==> flow/design.v <==
module color_proc
  # (parameter
      c_img_cols    = 160,  
      c_img_rows    = 120,  
      c_img_pxls    = c_img_cols * c_img_rows,
      c_nb_img_pxls = $clog2(c_img_pxls),  
      c_nb_cols     = $clog2(c_img_cols),
      c_nb_rows     = $clog2(c_img_rows),
      c_outframe_cols = 16,  
      c_outframe_rows = 8,   
      c_inframe_cols = c_img_cols-2*c_outframe_cols,  
      c_inframe_rows = c_img_rows-2*c_outframe_rows,  
      c_inframe_pxls = c_inframe_cols * c_inframe_rows,  
      c_nb_inframe_pxls = $clog2(c_inframe_pxls),  
      c_nb_inframe_cols = $clog2(c_inframe_cols),  
      c_hist_bins = 8,  
      c_nb_hist_bins = 3,  
      c_nb_hist_val = 11,  
      c_min_colorpixels = 128,   
    c_nb_buf_red   =  4,   
    c_nb_buf_green =  4,   
    c_nb_buf_blue  =  4,   
    c_nb_buf       =   c_nb_buf_red + c_nb_buf_green + c_nb_buf_blue
  )
  (
    input        rst,        
    input        clk,        
    input [2:0] rgbfilter,  
    input        new_frame_i,  
    input  [c_nb_buf-1:0]      orig_pxl,   
    output [c_nb_img_pxls-1:0] orig_addr,  
    output                     proc_we,   
    output [c_nb_buf-1:0]      proc_pxl,  
    output [c_nb_img_pxls-1:0] proc_addr,  
    output reg   new_frame_proc_o,  
    output reg [c_nb_inframe_pxls-1:0] colorpxls_o,
    output [c_nb_hist_val-1:0] colorpxls_bin0,
    output [c_nb_hist_val-1:0] colorpxls_bin1,
    output [c_nb_hist_val-1:0] colorpxls_bin2,
    output [c_nb_hist_val-1:0] colorpxls_bin3,
    output [c_nb_hist_val-1:0] colorpxls_bin4,
    output [c_nb_hist_val-1:0] colorpxls_bin5,
    output [c_nb_hist_val-1:0] colorpxls_bin6,
    output [c_nb_hist_val-1:0] colorpxls_bin7,
    output reg [c_nb_inframe_pxls-2:0] colorpxls_left_o,
    output reg [c_nb_inframe_pxls-2:0] colorpxls_rght_o,
    output reg [c_nb_inframe_pxls-2:0] colorpxls_bin012_o,
    output reg [c_nb_inframe_pxls-2:0] colorpxls_bin567_o,  
    output reg [c_nb_inframe_pxls-2:0] colorpxls_bin01_o,
    output reg [c_nb_inframe_pxls-2:0] colorpxls_bin67_o  
  );
  localparam c_msb_red = c_nb_buf-1;
  localparam c_msb_blu = c_nb_buf_blue-1;
  localparam c_msb_grn = c_msb_blu + c_nb_buf_green;
  reg [c_nb_img_pxls-1:0]  cnt_pxl;
  reg [c_nb_img_pxls-1:0]  cnt_pxl_proc;
  reg [c_nb_img_pxls-1:0]  cnt_pxl_proc_rg;  
  wire end_pxl_cnt;
  wire end_ln;
  wire inner_frame;  
  reg  inner_frame_rg;  
  wire [c_nb_buf_red-1:0]   red;
  wire [c_nb_buf_green-1:0] grn;
  wire [c_nb_buf_blue-1:0]  blu;
  wire [5:0] rgb222;
  reg    red_limit;
  reg    grn_limit;  
  reg    blu_limit;  
  reg    yel_limit;  
  reg    cya_limit;  
  reg    mag_limit;  
  reg    gra_limit;  
  reg    color_threshold;  
  wire    whi_limit;  
  wire red_gt_grn, red_gt_blu, grn_gt_blu;
  wire [c_nb_buf_red-1:0]  red_grn_absdif;
  wire [c_nb_buf_red-1:0]  red_blu_absdif;
  wire [c_nb_buf_green-1:0] grn_blu_absdif;
  localparam  [c_nb_buf_red-1:0] c_simil_limit = 2;  
  localparam  [c_nb_buf_red-1:0] c_vdif_limit = 7;  
  wire red_grn_simil, red_blu_simil, grn_blu_simil;
  wire red_grn_vdif, red_blu_vdif, grn_blu_vdif;
  localparam  C_BLACK_PXL = {c_nb_img_pxls{1'b0}};
  integer ind; 
  reg [c_nb_hist_val-1:0] histogram_tmp [c_hist_bins-1:0]; 
  reg [c_nb_hist_val-1:0] histogram     [c_hist_bins-1:0]; 
  reg [c_nb_inframe_pxls-1:0] colorpxls;
  reg [c_nb_inframe_pxls-2:0] colorpxls_left;
  reg [c_nb_inframe_pxls-2:0] colorpxls_rght;
  reg [c_nb_inframe_pxls-2:0] colorpxls_bin012;
  reg [c_nb_inframe_pxls-2:0] colorpxls_bin567;  
  reg [c_nb_inframe_pxls-2:0] colorpxls_bin01;
  reg [c_nb_inframe_pxls-2:0] colorpxls_bin67;  
  reg [c_nb_cols-1:0] col, col_rg;
  wire [c_nb_cols-1:0] col_inframe;
  wire [c_nb_hist_bins-1:0] hist_bin;
  reg  [c_nb_hist_bins-1:0] hist_bin_rg;  
  reg [c_nb_rows-1:0] row_num;
  reg       processing;  
  reg [c_nb_buf-1:0] orig_pxl_rg; 
  assign red = orig_pxl[c_msb_red:c_msb_grn+1];
  assign grn = orig_pxl[c_msb_grn:c_msb_blu+1];
  assign blu = orig_pxl[c_msb_blu:0];
  reg    proc_we_rg1, proc_we_rg2;
  always @ (posedge rst, posedge clk)
  begin
    if (rst) begin
      orig_pxl_rg     <= 0;
      inner_frame_rg  <= 1'b0;
      hist_bin_rg     <= 0;
      cnt_pxl_proc_rg <= 0;
      proc_we_rg2     <= 0;
    end
    else begin
      orig_pxl_rg    <= orig_pxl;
      inner_frame_rg <= inner_frame;
      hist_bin_rg    <= hist_bin;
      cnt_pxl_proc_rg <= cnt_pxl_proc;
      proc_we_rg2     <= proc_we_rg1;
    end
  end
  always @ (posedge rst, posedge clk)
  begin
    if (rst) begin
      cnt_pxl    <= 0;
      cnt_pxl_proc <= 0;
      processing <= 1'b0;    
      proc_we_rg1 <= 1'b0;    
    end
    else begin
      proc_we_rg1 <= processing;   
      if (processing) begin
        cnt_pxl_proc <= cnt_pxl;
        if (end_pxl_cnt) begin
          cnt_pxl <= 0;
          processing <= 1'b0;
        end
        else
          cnt_pxl <= cnt_pxl + 1'b1;
      end
      else begin  
        if (new_frame_i) begin
          processing <= 1'b1;
        end
      end
    end
  end
  assign end_pxl_cnt = (cnt_pxl == c_img_pxls-1) ? 1'b1 : 1'b0;
  assign orig_addr = cnt_pxl;
  assign proc_addr = cnt_pxl_proc_rg;
  assign end_ln = (col == c_img_cols-1)? 1'b1 : 1'b0;
  always @ (posedge clk, posedge rst) 
  begin
    if (rst) begin   
      row_num <=0;
    end 
    else begin
      if (processing) begin
        if (end_pxl_cnt) begin
          row_num <= 0;
        end
        else if (end_ln) begin
          row_num <= row_num +1'b1;
        end
      end
      else begin
        row_num <=0;
      end
    end 
  end
  always @ (posedge clk, posedge rst) 
  begin
    if (rst) begin   
      col <= 0;
    end 
    else begin
      if (processing) begin
        if (end_ln) begin
          col <= 0;
        end
        else begin
          col <= col +1'b1;
        end 
      end 
      else begin
        col <=0;
      end
    end
  end
  always @ (posedge clk, posedge rst)
  begin
    if (rst) begin
      col_rg <= 0;
    end
    else begin
      col_rg <= col;
    end
  end 
  assign inner_frame = (col_rg  >= c_outframe_cols  &&   
                        col_rg  <  c_img_cols-c_outframe_cols &&   
                        row_num >= c_outframe_rows &&    
                        row_num <  c_img_rows-c_outframe_rows)   
                     ? 1'b1 : 1'b0;
  assign rgb222 = {red[c_nb_buf_red-1:c_nb_buf_red-2],
                   grn[c_nb_buf_green-1:c_nb_buf_green-2],
                   blu[c_nb_buf_blue-1:c_nb_buf_blue-2]};
  assign red_gt_grn = (red > grn) ? 1'b1 : 1'b0;
  assign red_gt_blu = (red > blu) ? 1'b1 : 1'b0;
  assign grn_gt_blu = (grn > blu) ? 1'b1 : 1'b0;
  assign red_grn_absdif = red_gt_grn ? red - grn : grn - red;
  assign red_blu_absdif = red_gt_blu ? red - blu : blu - red;
  assign grn_blu_absdif = grn_gt_blu ? grn - blu : blu - grn;
  assign red_grn_simil = (red_grn_absdif <= c_simil_limit) ? 1'b1 : 1'b0;
  assign red_blu_simil = (red_blu_absdif <= c_simil_limit) ? 1'b1 : 1'b0;
  assign grn_blu_simil = (grn_blu_absdif <= c_simil_limit) ? 1'b1 : 1'b0;
  assign red_grn_vdif = (red_grn_absdif >= c_vdif_limit) ? 1'b1 : 1'b0;
  assign red_blu_vdif = (red_blu_absdif >= c_vdif_limit) ? 1'b1 : 1'b0;
  assign grn_blu_vdif = (grn_blu_absdif >= c_vdif_limit) ? 1'b1 : 1'b0;
  always @ (*)
  begin
    red_limit = 1'b0;
    grn_limit = 1'b0;
    blu_limit = 1'b0;
    yel_limit = 1'b0;
    cya_limit = 1'b0;
    mag_limit = 1'b0;
    gra_limit = 1'b0;
    if (red_gt_grn) begin               
      if (red_gt_blu) begin              
        if (grn_gt_blu) begin              
          if (red_grn_vdif) begin            
            red_limit = 1'b1;                 
          end
          else if (red_grn_simil) begin      
            if (red_blu_simil) begin         
              gra_limit = 1'b1;                 
            end
            else if (grn_blu_vdif) begin     
              yel_limit = 1'b1;                 
            end
          end
        end
        else begin                        
          if (red_blu_vdif) begin            
            red_limit = 1'b1;                 
          end
          else if (red_blu_simil) begin      
            if (red_grn_simil) begin         
              gra_limit = 1'b1;                 
            end
            else if (grn_blu_vdif) begin     
              mag_limit = 1'b1;                 
            end
          end
        end
      end
      else begin                          
        if (red_blu_vdif) begin             
          blu_limit = 1'b1;                   
        end
        else if (red_blu_simil) begin       
          if (grn_blu_simil) begin            
            gra_limit = 1'b1;                   
          end
          else if (red_grn_vdif) begin        
            mag_limit = 1'b1;                   
          end
        end
      end
    end
    else begin                          
      if (red_gt_blu) begin               
        if (red_grn_vdif) begin             
          grn_limit = 1'b1;                  
        end
        else if (red_grn_simil) begin     
          if (red_blu_vdif) begin          
            yel_limit = 1'b1;               
          end
          else if (grn_blu_simil) begin    
            gra_limit = 1'b1;                
          end
        end
      end
      else begin                          
        if (grn_gt_blu) begin               
          if (grn_blu_vdif) begin            
            grn_limit = 1'b1;                   
          end
          else if (grn_blu_simil) begin       
            if (red_blu_vdif) begin             
              cya_limit = 1'b1;                  
            end
            else if (red_grn_simil) begin       
              gra_limit = 1'b1;                   
            end
          end
        end
        else begin                        
          if (grn_blu_vdif) begin          
            blu_limit = 1'b1;                   
          end
          else if (grn_blu_simil) begin     
            if (red_blu_simil) begin         
              gra_limit = 1'b1;                   
            end
            else if (red_grn_vdif) begin     
              cya_limit = 1'b1;                  
            end
          end
        end
      end
    end
  end
  assign whi_limit = gra_limit &
                     red[c_nb_buf_red-1]   &
                     grn[c_nb_buf_green-1] &
                     blu[c_nb_buf_blue-1]  &
                     red[c_nb_buf_red-2]   &
                     grn[c_nb_buf_green-2] &
                     blu[c_nb_buf_blue-2];
  assign col_inframe = col_rg - c_outframe_cols;
  assign hist_bin = col_inframe[c_nb_inframe_cols-1:c_nb_inframe_cols-c_nb_hist_bins];   
  always @ (posedge clk, posedge rst) 
  begin
    if (rst) begin  
      for(ind=0;ind<c_hist_bins;ind=ind+1) begin
        histogram_tmp[ind] <=  0;  
      end
      colorpxls         <= 0;  
      colorpxls_left    <= 0;  
      colorpxls_rght    <= 0;  
      colorpxls_bin012 <= 0;
      colorpxls_bin567 <= 0; 
      colorpxls_bin01  <= 0; 
      colorpxls_bin67  <= 0; 
    end 
    else begin 
      if (end_pxl_cnt) begin
        for(ind=0;ind<c_hist_bins;ind=ind+1) begin
          histogram_tmp[ind]  <= 0;  
        end
        colorpxls         <= 0;  
        colorpxls_left    <= 0;  
        colorpxls_rght    <= 0;  
        colorpxls_bin012 <= 0;
        colorpxls_bin567 <= 0; 
        colorpxls_bin01  <= 0; 
        colorpxls_bin67  <= 0; 
      end
      else begin
        if (inner_frame_rg == 1'b1) begin
          if (color_threshold == 1'b1) begin  
            histogram_tmp[hist_bin_rg] <= histogram_tmp[hist_bin_rg] + 1'b1;
            colorpxls <= colorpxls + 1;
            case (hist_bin)
              3'd0: begin
                colorpxls_left   <= colorpxls_left   + 1'b1;  
                colorpxls_bin012 <= colorpxls_bin012 + 1'b1;  
                colorpxls_bin01  <= colorpxls_bin01  + 1'b1;  
              end
              3'd1: begin
                colorpxls_left   <= colorpxls_left   + 1'b1;  
                colorpxls_bin012 <= colorpxls_bin012 + 1'b1;  
                colorpxls_bin01  <= colorpxls_bin01  + 1'b1;  
              end
              3'd2: begin
                colorpxls_left   <= colorpxls_left   + 1'b1;  
                colorpxls_bin012 <= colorpxls_bin012 + 1'b1;  
              end
              3'd3: begin
                colorpxls_left   <= colorpxls_left + 1'b1;   
              end
              3'd4: begin
                colorpxls_rght   <= colorpxls_rght + 1'b1;   
              end
              3'd5: begin
                colorpxls_rght   <= colorpxls_rght  + 1'b1;   
                colorpxls_bin567 <= colorpxls_bin567 + 1'b1;  
              end
              3'd6: begin
                colorpxls_rght   <= colorpxls_rght   + 1'b1;  
                colorpxls_bin567 <= colorpxls_bin567 + 1'b1;  
                colorpxls_bin67  <= colorpxls_bin67  + 1'b1;  
              end
              3'd7: begin
                colorpxls_rght   <= colorpxls_rght   + 1'b1;  
                colorpxls_bin567 <= colorpxls_bin567 + 1'b1;  
                colorpxls_bin67  <= colorpxls_bin67  + 1'b1;  
              end
            endcase
          end
        end
      end
    end
  end
  always @ (posedge clk, posedge rst) 
  begin
    if (rst) begin
      new_frame_proc_o   <= 1'b0;
      for(ind=0;ind<c_hist_bins;ind=ind+1) begin
        histogram[ind] <= 0;  
      end     
      colorpxls_o        <= 0;
      colorpxls_left_o   <= 0;
      colorpxls_rght_o   <= 0;
      colorpxls_bin012_o <= 0;
      colorpxls_bin567_o <= 0;
      colorpxls_bin01_o  <= 0;
      colorpxls_bin67_o  <= 0;
    end
    else if (end_pxl_cnt) begin
      new_frame_proc_o   <= 1'b1;
      for(ind=0;ind<c_hist_bins;ind=ind+1) begin
        histogram[ind] <= histogram_tmp[ind];
      end   
      colorpxls_o        <= colorpxls;
      colorpxls_left_o   <= colorpxls_left;
      colorpxls_rght_o   <= colorpxls_rght;
      colorpxls_bin012_o <= colorpxls_bin012;
      colorpxls_bin567_o <= colorpxls_bin567;
      colorpxls_bin01_o  <= colorpxls_bin01;
      colorpxls_bin67_o  <= colorpxls_bin67;
    end
    else
      new_frame_proc_o  <= 1'b0;
  end
  assign colorpxls_bin0 = histogram[0];
  assign colorpxls_bin1 = histogram[1];
  assign colorpxls_bin2 = histogram[2];
  assign colorpxls_bin3 = histogram[3];
  assign colorpxls_bin4 = histogram[4];
  assign colorpxls_bin5 = histogram[5];
  assign colorpxls_bin6 = histogram[6];
  assign colorpxls_bin7 = histogram[7];
  assign proc_pxl = color_threshold ? orig_pxl_rg : C_BLACK_PXL;
  assign proc_we  = proc_we_rg2;
  always @ (posedge clk)  
  begin
    color_threshold <= 1'b1;
    case (rgbfilter)
      3'b000:  
        color_threshold <= 1'b1;
      3'b100: begin  
        color_threshold <= red_limit;
      end
      3'b010: begin  
        color_threshold <= grn_limit;
      end
      3'b001: begin  
        color_threshold <= blu_limit;
      end
      3'b110: begin  
        color_threshold <= yel_limit;
      end
      3'b101: begin  
        color_threshold <= mag_limit;
      end
      3'b011: begin  
        color_threshold <= cya_limit;
      end
      3'b111: begin  
        color_threshold <= whi_limit;
      end
    endcase
  end
endmodule
module centroid
  # (parameter
      c_img_cols    = 160,  
      c_img_rows    = 120,  
      c_img_pxls    = c_img_cols * c_img_rows,
      c_nb_img_pxls = $clog2(c_img_pxls),  
      c_nb_cols     = $clog2(c_img_cols),
      c_nb_rows     = $clog2(c_img_rows),
      c_inframe_cols = 128,  
      c_inframe_rows = 104,  
      c_inframe_pxls = c_inframe_cols * c_inframe_rows,  
      c_nb_inframe_pxls = $clog2(c_inframe_pxls),  
      c_hist_bins = 8,  
      c_nb_hist_bins = $clog2(c_hist_bins),  
      c_nb_hist_val = $clog2(c_inframe_rows *(c_inframe_cols/c_hist_bins)), 
      c_nb_centroid = 8,
      c_nb_prox  = 3,
      c_min_colorpxls = 128  
  )
  (
    input        rst,        
    input        clk,        
    input        new_frame_proc_i,  
    input [c_nb_inframe_pxls-1:0] colorpxls_i,
    input [c_nb_hist_val-1:0] colorpxls_bin0_i,
    input [c_nb_hist_val-1:0] colorpxls_bin7_i,
    input [c_nb_inframe_pxls-2:0] colorpxls_left_i,
    input [c_nb_inframe_pxls-2:0] colorpxls_rght_i,
    input [c_nb_inframe_pxls-2:0] colorpxls_bin012_i,  
    input [c_nb_inframe_pxls-2:0] colorpxls_bin567_i,  
    input [c_nb_inframe_pxls-2:0] colorpxls_bin01_i,  
    input [c_nb_inframe_pxls-2:0] colorpxls_bin67_i,  
    output reg [c_nb_centroid-1:0] centroid_o,
    output reg new_centroid_o,      
    output reg [c_nb_prox-1:0] proximity_o   
  );
  wire [c_nb_inframe_pxls-2:0] colorpxls_half;
  wire [c_nb_inframe_pxls-2:0] colorpxls_div;
  reg [c_nb_centroid-1:0] centroid_tmp;
  reg [c_nb_prox-1:0]     proximity_tmp;    
  wire left;
  wire [c_nb_inframe_pxls-2:0] absdif_lft_rght;
  assign left = (colorpxls_left_i > colorpxls_rght_i) ? 1'b1 : 1'b0;
  assign absdif_lft_rght = (left == 1'b1) ? (colorpxls_left_i - colorpxls_rght_i) :
                                            (colorpxls_rght_i - colorpxls_left_i);
  assign colorpxls_half = colorpxls_i[c_nb_inframe_pxls-1:1];
  assign colorpxls_div = {3'b0 , colorpxls_i[c_nb_inframe_pxls-1:4]};
  always @(*) 
  begin
    centroid_tmp = 0;  
    if (colorpxls_i <= c_min_colorpxls)  
      centroid_tmp = 0;
    else if (absdif_lft_rght < colorpxls_div)   
      centroid_tmp[4:3] = 2'b11;  
    else if (left) begin  
      if (colorpxls_bin0_i >= colorpxls_half) 
        centroid_tmp[0] = 1'b1;  
      else if (colorpxls_bin01_i >= colorpxls_half) 
        centroid_tmp[1] = 1'b1;  
      else if (colorpxls_bin012_i >= colorpxls_half) 
        centroid_tmp[2] = 1'b1;  
      else  
        centroid_tmp[3] = 1'b1;  
    end
    else begin  
      if (colorpxls_bin7_i >= colorpxls_half) 
        centroid_tmp[7] = 1'b1;  
      else if (colorpxls_bin67_i >= colorpxls_half) 
        centroid_tmp[6] = 1'b1;  
      else if (colorpxls_bin567_i >= colorpxls_half) 
        centroid_tmp[5] = 1'b1;  
      else  
        centroid_tmp[4] = 1'b1;  
    end
  end
  always @(*)
  begin
    if (colorpxls_i[c_nb_inframe_pxls-1] == 1'b1) begin  
        proximity_tmp = 3'd7; 
    end
    else if (colorpxls_i[c_nb_inframe_pxls-2] == 1'b1) begin  
      if (colorpxls_i[c_nb_inframe_pxls-3] == 1'b1) begin  
        proximity_tmp = 3'd7;   
      end
      else
        proximity_tmp = 3'd6;   
    end
    else if (colorpxls_i[c_nb_inframe_pxls-3] == 1'b1) begin  
      proximity_tmp = 3'd5;   
    end
    else if (colorpxls_i[c_nb_inframe_pxls-4] == 1'b1) begin  
      proximity_tmp = 3'd4;   
    end
    else if (colorpxls_i[c_nb_inframe_pxls-5] == 1'b1) begin  
      proximity_tmp = 3'd3;   
    end
    else if (colorpxls_i[c_nb_inframe_pxls-6] == 1'b1) begin  
      proximity_tmp = 3'd2;   
    end
    else if (colorpxls_i[c_nb_inframe_pxls-7] == 1'b1) begin  
      proximity_tmp = 3'd1;   
    end
    else
      proximity_tmp = 3'd0;   
  end
  always @ (posedge clk, posedge rst) 
  begin
    if (rst) begin
      new_centroid_o <= 1'b0;
      centroid_o <= 0; 
      proximity_o <= 0;
    end
    else begin
      new_centroid_o <= new_frame_proc_i;
      if (new_frame_proc_i == 1'b1) begin
        centroid_o <= centroid_tmp; 
        proximity_o <= proximity_tmp;
      end
    end
  end
endmodule
module color_centroid
  (
    input         clk,
    input         rst,           
    input  [2:0]  rgbfilter,     
    input         new_frame_i,   
    output [14:0] orig_addr,
    input  [11:0] orig_pxl,
    output        proc_we,
    output [14:0] proc_addr,
    output [11:0] proc_pxl,
    output [7:0]  centroid,
    output        new_centroid,
    output [2:0]  proximity
  );
  localparam c_img_cols      = 160;
  localparam c_img_rows      = 120;
  localparam c_img_pxls      = c_img_cols * c_img_rows;
  localparam c_nb_img_cols   = 8;
  localparam c_nb_img_rows   = 7;
  localparam c_nb_img_pxls   = 15;
  localparam c_outframe_cols = 16;
  localparam c_outframe_rows = 8;
  localparam c_inframe_cols  = c_img_cols-2*c_outframe_cols;  
  localparam c_inframe_rows  = c_img_rows-2*c_outframe_rows;  
  localparam c_inframe_pxls  = c_inframe_cols * c_inframe_rows;  
  localparam c_nb_inframe_pxls = 14;
  localparam c_hist_bins     = 8;
  localparam c_nb_hist_bins  = 3;
  localparam c_nb_hist_val   = 11;
  localparam c_nb_centroid   = 8;
  localparam c_nb_prox       = 3;
  localparam c_nb_buf_red    = 4;
  localparam c_nb_buf_green  = 4;
  localparam c_nb_buf_blue   = 4;
  localparam c_nb_buf        = 12;
  wire [c_nb_hist_val-1:0] colorpxls_bin0;
  wire [c_nb_hist_val-1:0] colorpxls_bin7;
  wire [c_nb_inframe_pxls-1:0] colorpxls;
  wire [c_nb_inframe_pxls-2:0] colorpxls_left;
  wire [c_nb_inframe_pxls-2:0] colorpxls_rght;
  wire [c_nb_inframe_pxls-2:0] colorpxls_bin012;
  wire [c_nb_inframe_pxls-2:0] colorpxls_bin567;
  wire [c_nb_inframe_pxls-2:0] colorpxls_bin01;
  wire [c_nb_inframe_pxls-2:0] colorpxls_bin67;
  wire new_frame_proc;
  color_proc
    #(
      .c_img_cols     (c_img_cols),
      .c_img_rows     (c_img_rows),
      .c_img_pxls     (c_img_pxls),
      .c_nb_cols      (c_nb_img_cols),
      .c_nb_rows      (c_nb_img_rows),
      .c_nb_img_pxls  (c_nb_img_pxls),
      .c_outframe_cols(c_outframe_cols),
      .c_outframe_rows(c_outframe_rows),
      .c_inframe_cols (c_inframe_cols),
      .c_inframe_rows (c_inframe_rows),
      .c_inframe_pxls (c_inframe_pxls),
      .c_hist_bins    (c_hist_bins),
      .c_nb_hist_val  (c_nb_hist_val),
      .c_nb_buf_red   (c_nb_buf_red),
      .c_nb_buf_green (c_nb_buf_green),
      .c_nb_buf_blue  (c_nb_buf_blue),
      .c_nb_buf       (c_nb_buf)
    )
    color_filter
    (
      .rst        (rst),
      .clk        (clk),
      .rgbfilter  (rgbfilter),
      .new_frame_i(new_frame_i),
      .orig_addr  (orig_addr),
      .orig_pxl   (orig_pxl),
      .proc_we    (proc_we),
      .proc_addr  (proc_addr),
      .proc_pxl   (proc_pxl),
      .new_frame_proc_o (new_frame_proc),
      .colorpxls_o    (colorpxls),
      .colorpxls_bin0 (colorpxls_bin0),
      .colorpxls_bin1 (),
      .colorpxls_bin2 (),
      .colorpxls_bin3 (),
      .colorpxls_bin4 (),
      .colorpxls_bin5 (),
      .colorpxls_bin6 (),
      .colorpxls_bin7 (colorpxls_bin7),
      .colorpxls_left_o   (colorpxls_left),
      .colorpxls_rght_o   (colorpxls_rght),
      .colorpxls_bin012_o (colorpxls_bin012),
      .colorpxls_bin567_o (colorpxls_bin567),
      .colorpxls_bin01_o  (colorpxls_bin01),
      .colorpxls_bin67_o  (colorpxls_bin67)
    );
  centroid
    #(
      .c_img_cols     (c_img_cols),
      .c_img_rows     (c_img_rows),
      .c_img_pxls     (c_img_pxls),
      .c_nb_cols      (c_nb_img_cols),
      .c_nb_rows      (c_nb_img_rows),
      .c_nb_img_pxls  (c_nb_img_pxls),
      .c_inframe_cols (c_inframe_cols),
      .c_inframe_rows (c_inframe_rows),
      .c_inframe_pxls (c_inframe_pxls),
      .c_hist_bins    (c_hist_bins),
      .c_nb_hist_bins (c_nb_hist_bins),
      .c_nb_hist_val  (c_nb_hist_val),
      .c_nb_centroid  (c_nb_centroid),
      .c_nb_prox      (c_nb_prox),
      .c_min_colorpxls(128)
    )
    centroid_calc
    (
      .rst              (rst),
      .clk              (clk),
      .new_frame_proc_i (new_frame_proc),
      .colorpxls_i      (colorpxls),
      .colorpxls_bin0_i (colorpxls_bin0),
      .colorpxls_bin7_i (colorpxls_bin7),
      .colorpxls_left_i  (colorpxls_left),
      .colorpxls_rght_i  (colorpxls_rght),
      .colorpxls_bin012_i(colorpxls_bin012),
      .colorpxls_bin567_i(colorpxls_bin567),
      .colorpxls_bin01_i (colorpxls_bin01),
      .colorpxls_bin67_i (colorpxls_bin67),
      .centroid_o     (centroid),
      .new_centroid_o (new_centroid),
      .proximity_o    (proximity)
    );
endmodule
; Step by step through the tools: color_centroid
; What the tools print for color_centroid, step after step.
; Lines are those of the file above, counted from 1.
; Library cell names are shortened.
; The mark n/a stands for no value.
[design]
top_module = color_centroid
clk_port = clk
library = sky130hd
lib_corner = tt_025C_1v80

; After elaboration
; Counts by Yosys on the flattened word-level netlist (proc, flatten, opt, wreduce). Print and check cells are left out. Cells with the same type and inputs are merged into one.
[classes]
n_addsub = 20
cmp = 22
equal = 24
muxes = 179
bitwise = 6
reduce_logical = 43
[op_table]
columns = cell, count
row1 = 11-bit two-way mux, 35
row2 = 13-bit two-way mux, 25
row3 = 11-bit parallel mux with 8-bit select, 1
row4 = 1-bit two-way mux, 88
row5 = 13-bit by 1-bit adder with 13-bit output with constant B, 6
row6 = 13-bit greater-or-equal comparator, 4
row7 = 3-bit AND reduction, 14
row8 = 14-bit two-way mux, 3
row9 = 3-bit == test with constant B, 12
row10 = 2-bit nonzero test, 16
row11 = 3-bit two-way mux, 10
row12 = 11-bit by 13-bit greater-or-equal comparator with 1-bit output, 2
row13 = 13-bit subtractor, 2
row14 = 4-bit subtractor, 6
row15 = 8-bit two-way mux, 3
row16 = 7-bit two-way mux, 3
row17 = 4-bit two-way mux, 5
row18 = 3-bit by 2-bit == test with 1-bit output with constant B, 6
row19 = 15-bit by 1-bit adder with 15-bit output with constant B, 1
row20 = 15-bit == test with constant B, 1
row21 = 15-bit two-way mux, 1
row22 = 14-bit by 1-bit adder with 14-bit output with constant B, 1
row23 = 14-bit by 8-bit <= comparator with 1-bit output with constant B, 1
row24 = 13-bit by 10-bit < comparator with 1-bit output, 1
row25 = 13-bit > comparator, 1
row26 = 4-bit by 2-bit <= comparator with 1-bit output with constant B, 3
row27 = 4-bit by 3-bit greater-or-equal comparator with 1-bit output with constant B, 3
row28 = 4-bit > comparator, 3
; Not listed: further kinds 21, cells in them 37.
[bits]
reg_bits = 395
in_bits = 18
output_inout_bits = 55
wordCells = 335

; Depth
; Yosys ltp: most cells in a row. Word level: on the elaborated netlist, between registers, memories and ports. Mapped: between sequential cells and ports; inverters and the memories' decode and read muxes count.
[depth]
depth_word = 19
ABC_AREA = 0
depth_mapped = 23
depth_no_buf = 20

; Synthesis result
; The flow's flattened synthesis, as Yosys stat reports it; memories are mapped. The netlist is that of the ABC_AREA named above (0 if unset); the other value can give another one.
; The area totals of this step are shown rounded.
[synth_totals]
stdcells = 2155
area_um2 = 21000
ffs = 395
[by_type]
columns = cell, count
row1 = dfrtp_1, 394
row2 = ha_1, 147
row3 = nand2_1, 377
row4 = o21ai_0, 148
row5 = mux2_2, 59
row6 = xor2_1, 72
row7 = nor2_1, 167
row8 = a21oi_1, 108
row9 = inv_1, 91
row10 = nand3_1, 66
row11 = xnor2_1, 34
row12 = nand4_1, 40
row13 = a21o_1, 30
row14 = mux2i_1, 22
row15 = and3_1, 32
row16 = fa_1, 8
row17 = clkbuf_1, 39
row18 = buf_2, 29
; Other cell types: 75; their cells: 292.
; By module: a second synthesis without flattening, with its own total; a netlist apart from the flattened one above.
[unflattened]
cells_unflattened = 2541
hier_area_um2 = 24000
; Rows give one instance, submodules left out.
[modules]
columns = module, instances, n_cells, mod_area_um2, mod_seq_area_um2
row1 = color_proc, 1, 2092, 20000, 11000
row2 = centroid, 1, 449, 3700, 300
row3 = color_centroid, 1, 0, 0.0, 0.0

; Path before layout
; OpenSTA on the mapped netlist: ideal clock, no wires. The path of least setup slack (recovery checks aside). Input and output delay are each 20% of the period. Register names are those of the netlist, which keeps one name where synthesis merged equal registers.
[synth_path]
kind = input -> register
start = input orig_pxl[4]
end = register color_filter.color_threshold
tclk_ns = 10.0
in_delay_ns = 2.000
setup_time_ns = 0.060
t_first_pin_ns = 2.000
arrival_ns = 4.482
path_slack_ns = 5.458
delay_ns = 2.542
stages = 13
n_path_buf = 0
period_less_setup_slack_ns = 4.542
; "delay_ns" is the arrival time less input delay plus setup time.
; "stages" counts driving pins, that of a launching flip-flop among them; a cell with two outputs on the path counts twice.
; "period_less_setup_slack_ns" is the clock period less the worst setup slack; recovery checks do not enter. This is arithmetic on one report: input and output delays are still those of the set period (20% each).
; Between the ends stands the longest chain of elaborated cells between them, by number of cells; it is not shown to be the way that was timed. Of several equally long chains one is given.
; Each line given opens the expression or statement behind the cell; cells for indexed reads and writes are added by Yosys, which also makes memories of some case tables.
; A register here has more assigning lines than the two given.
[synth_between]
path_cell_list = inv_1 -> ha_1 -> inv_1 -> fa_1 -> and3_4 -> o21ai_4 -> a211oi_1 -> or3_1 -> a31o_1 -> nor4b_2 -> o21ai_1 -> a2111oi_2 -> a311o_1
elab_chain_cells = 19
cone_cells = 83
[synth_lines]
columns = element, line_no
row1 = "start, declared", 596  ; input  [11:0] orig_pxl,
row2 = 4-bit > comparator, 207  ; assign red_gt_grn = (red > grn) ? 1'b1 : 1'b0;
row3 = 1-bit two-way mux, 207
row4 = 4-bit two-way mux, 210  ; assign red_grn_absdif = red_gt_grn ? red - grn : grn - red;
row5 = 4-bit by 2-bit <= comparator with 1-bit output, 213  ; assign red_grn_simil = (red_grn_absdif <= c_simil_limit) ? 1'b1 : 1'b0;
row6 = 1-bit two-way mux, 213
row7 = 1-bit two-way mux, 294  ; else if (red_grn_simil) begin
row8 = 1-bit two-way mux, 291  ; if (red_blu_vdif) begin
row9 = 1-bit two-way mux, 290  ; else if (grn_blu_simil) begin
row10 = 1-bit two-way mux, 287  ; if (grn_blu_vdif) begin
row11 = 1-bit two-way mux, 286  ; if (grn_gt_blu) begin
row12 = 1-bit two-way mux, 272  ; if (red_gt_blu) begin
row13 = 1-bit two-way mux, 228  ; if (red_gt_grn) begin
row14 = 1-bit AND x6, 315  ; assign whi_limit = gra_limit &
row15 = 1-bit parallel mux with 8-bit select, 441  ; case (rgbfilter)
row16 = "end, assigned", 445  ; color_threshold <= red_limit;
row17 = "end, assigned", 448  ; color_threshold <= grn_limit;
row18 = "end, declared", 73  ; reg    color_threshold;

; Timing after layout
; From the final timing report of flow run A: the path of least setup slack in the routed layout; clock arrival at registers is part of the times.
[layout_path]
kind = register -> register
start = register color_filter.colorpxls_rght_o[5]
end = register centroid_calc.centroid_o[7]
tclk_ns = 10.0
setup_time_ns = 0.13
t_first_pin_ns = 0.53
arrival_ns = 5.60
path_slack_ns = 4.81
stages = 21
n_path_buf = 0
; Between the ends stands the longest chain of elaborated cells between them, by number of cells; it is not shown to be the way that was timed. Of several equally long chains one is given.
[layout_between]
path_cell_list = dfrtp_1 -> inv_1 -> ha_1 -> a211oi_2 -> o21a_1 -> nor3_2 -> nor4b_2 -> or2_1 -> mux2_2 -> a21oi_1 -> o21ai_0 -> xor2_1 -> ha_1 -> a21o_1 -> a211oi_1 -> a21oi_1 -> nor3_1 -> o21bai_1 -> nor3b_1 -> o211a_4 -> o32ai_2
elab_chain_cells = 6
cone_cells = 9
lines_between = 6
[layout_lines]
columns = element, line_no
row1 = "start, declared", 46  ; output reg [c_nb_inframe_pxls-2:0] colorpxls_rght_o,
row2 = "start, assigned", 406  ; colorpxls_rght_o   <= 0;
row3 = "start, assigned", 419  ; colorpxls_rght_o   <= colorpxls_rght;
row4 = 13-bit > comparator, 510  ; assign left = (colorpxls_left_i > colorpxls_rght_i) ? 1'b1 : 1'b0;
row5 = 1-bit two-way mux, 510
row6 = 13-bit two-way mux, 511  ; assign absdif_lft_rght = (left == 1'b1) ? (colorpxls_left_i - colorpxls_rght_i) :
row7 = 13-bit by 10-bit < comparator with 1-bit output, 520  ; else if (absdif_lft_rght < colorpxls_div)
row8 = 3-bit two-way mux, 520
row9 = 8-bit two-way mux, 518  ; if (colorpxls_i <= c_min_colorpxls)
row10 = "end, assigned", 577  ; centroid_o <= 0;
row11 = "end, assigned", 583  ; centroid_o <= centroid_tmp;
row12 = "end, declared", 500  ; output reg [c_nb_centroid-1:0] centroid_o,

; color_centroid through Yosys and OpenROAD on sky130hd: 4 stored runs, unordered, with their settings and measured results. The constraints put input and output delay at 20% of the set period each and load the outputs with 0.01 pF.
; "timing.achieved_period_ns" is the run's clock period less its worst setup slack. It is reckoned from that one timing run; input and output delays stay at 20% of the period that was set.
; Values from the reports are rounded here.

[flow run A: settings]
ABC_AREA = 0
CAP_MARGIN = 15
CORE_ASPECT_RATIO = 1.38
CORE_MARGIN = 5
CORE_UTILIZATION = 54
CTS_CLUSTER_DIAMETER = 100
GPL_TIMING_DRIVEN = 1
MAX_ROUTING_LAYER = met5
SETUP_SLACK_MARGIN = 2.98
SLEW_MARGIN = 10
TNS_END_PERCENT = 90
period_ns = 10.0
[flow run A: results]
synth_chip_area_um2 = 21000
final_setup_ws_ns = 4.8
finish.utilization_frac = 0.61
timing.achieved_period_ns = 5.189
die_um2 = 43000
finalCellArea_um2 = 24000

[flow run B: settings]
CAP_MARGIN = 0
CELL_PAD_IN_SITES_GLOBAL_PLACEMENT = 3
CORE_UTILIZATION = 47
GPL_TIMING_DRIVEN = 0
MIN_ROUTING_LAYER = met1
SETUP_SLACK_MARGIN = 0.01
SLEW_MARGIN = 30
period_ns = 6.28
CORE_MARGIN = 2
[flow run B: results]
finalCellArea_um2 = 24000
synth_chip_area_um2 = 21000
timing.achieved_period_ns = 4.970
die_um2 = 46000
finish.utilization_frac = 0.55
final_setup_ws_ns = 1.3

[flow run C: settings]
CORE_UTILIZATION = 54
SLEW_MARGIN = 35
period_ns = 10.0
CAP_MARGIN = 20
CORE_MARGIN = 2
[flow run C: results]
synth_chip_area_um2 = 21000
die_um2 = 40000
timing.achieved_period_ns = 4.942
finalCellArea_um2 = 24000
final_setup_ws_ns = 5.1
finish.utilization_frac = 0.61

[flow run D: settings]
CELL_PAD_IN_SITES_DETAIL_PLACEMENT = 1
CELL_PAD_IN_SITES_GLOBAL_PLACEMENT = 0
CORE_ASPECT_RATIO = 0.68
CORE_MARGIN = 9
CORE_UTILIZATION = 57
CTS_CLUSTER_DIAMETER = 299
CTS_CLUSTER_SIZE = 84
MIN_ROUTING_LAYER = met1
SLEW_MARGIN = 40
TNS_END_PERCENT = 85
period_ns = 3.12
CAP_MARGIN = 20
[flow run D: results]
synth_chip_area_um2 = 21000
finalCellArea_um2 = 24000
timing.achieved_period_ns = 4.585
final_setup_ws_ns = -1.5
finish.utilization_frac = 0.68
die_um2 = 44000
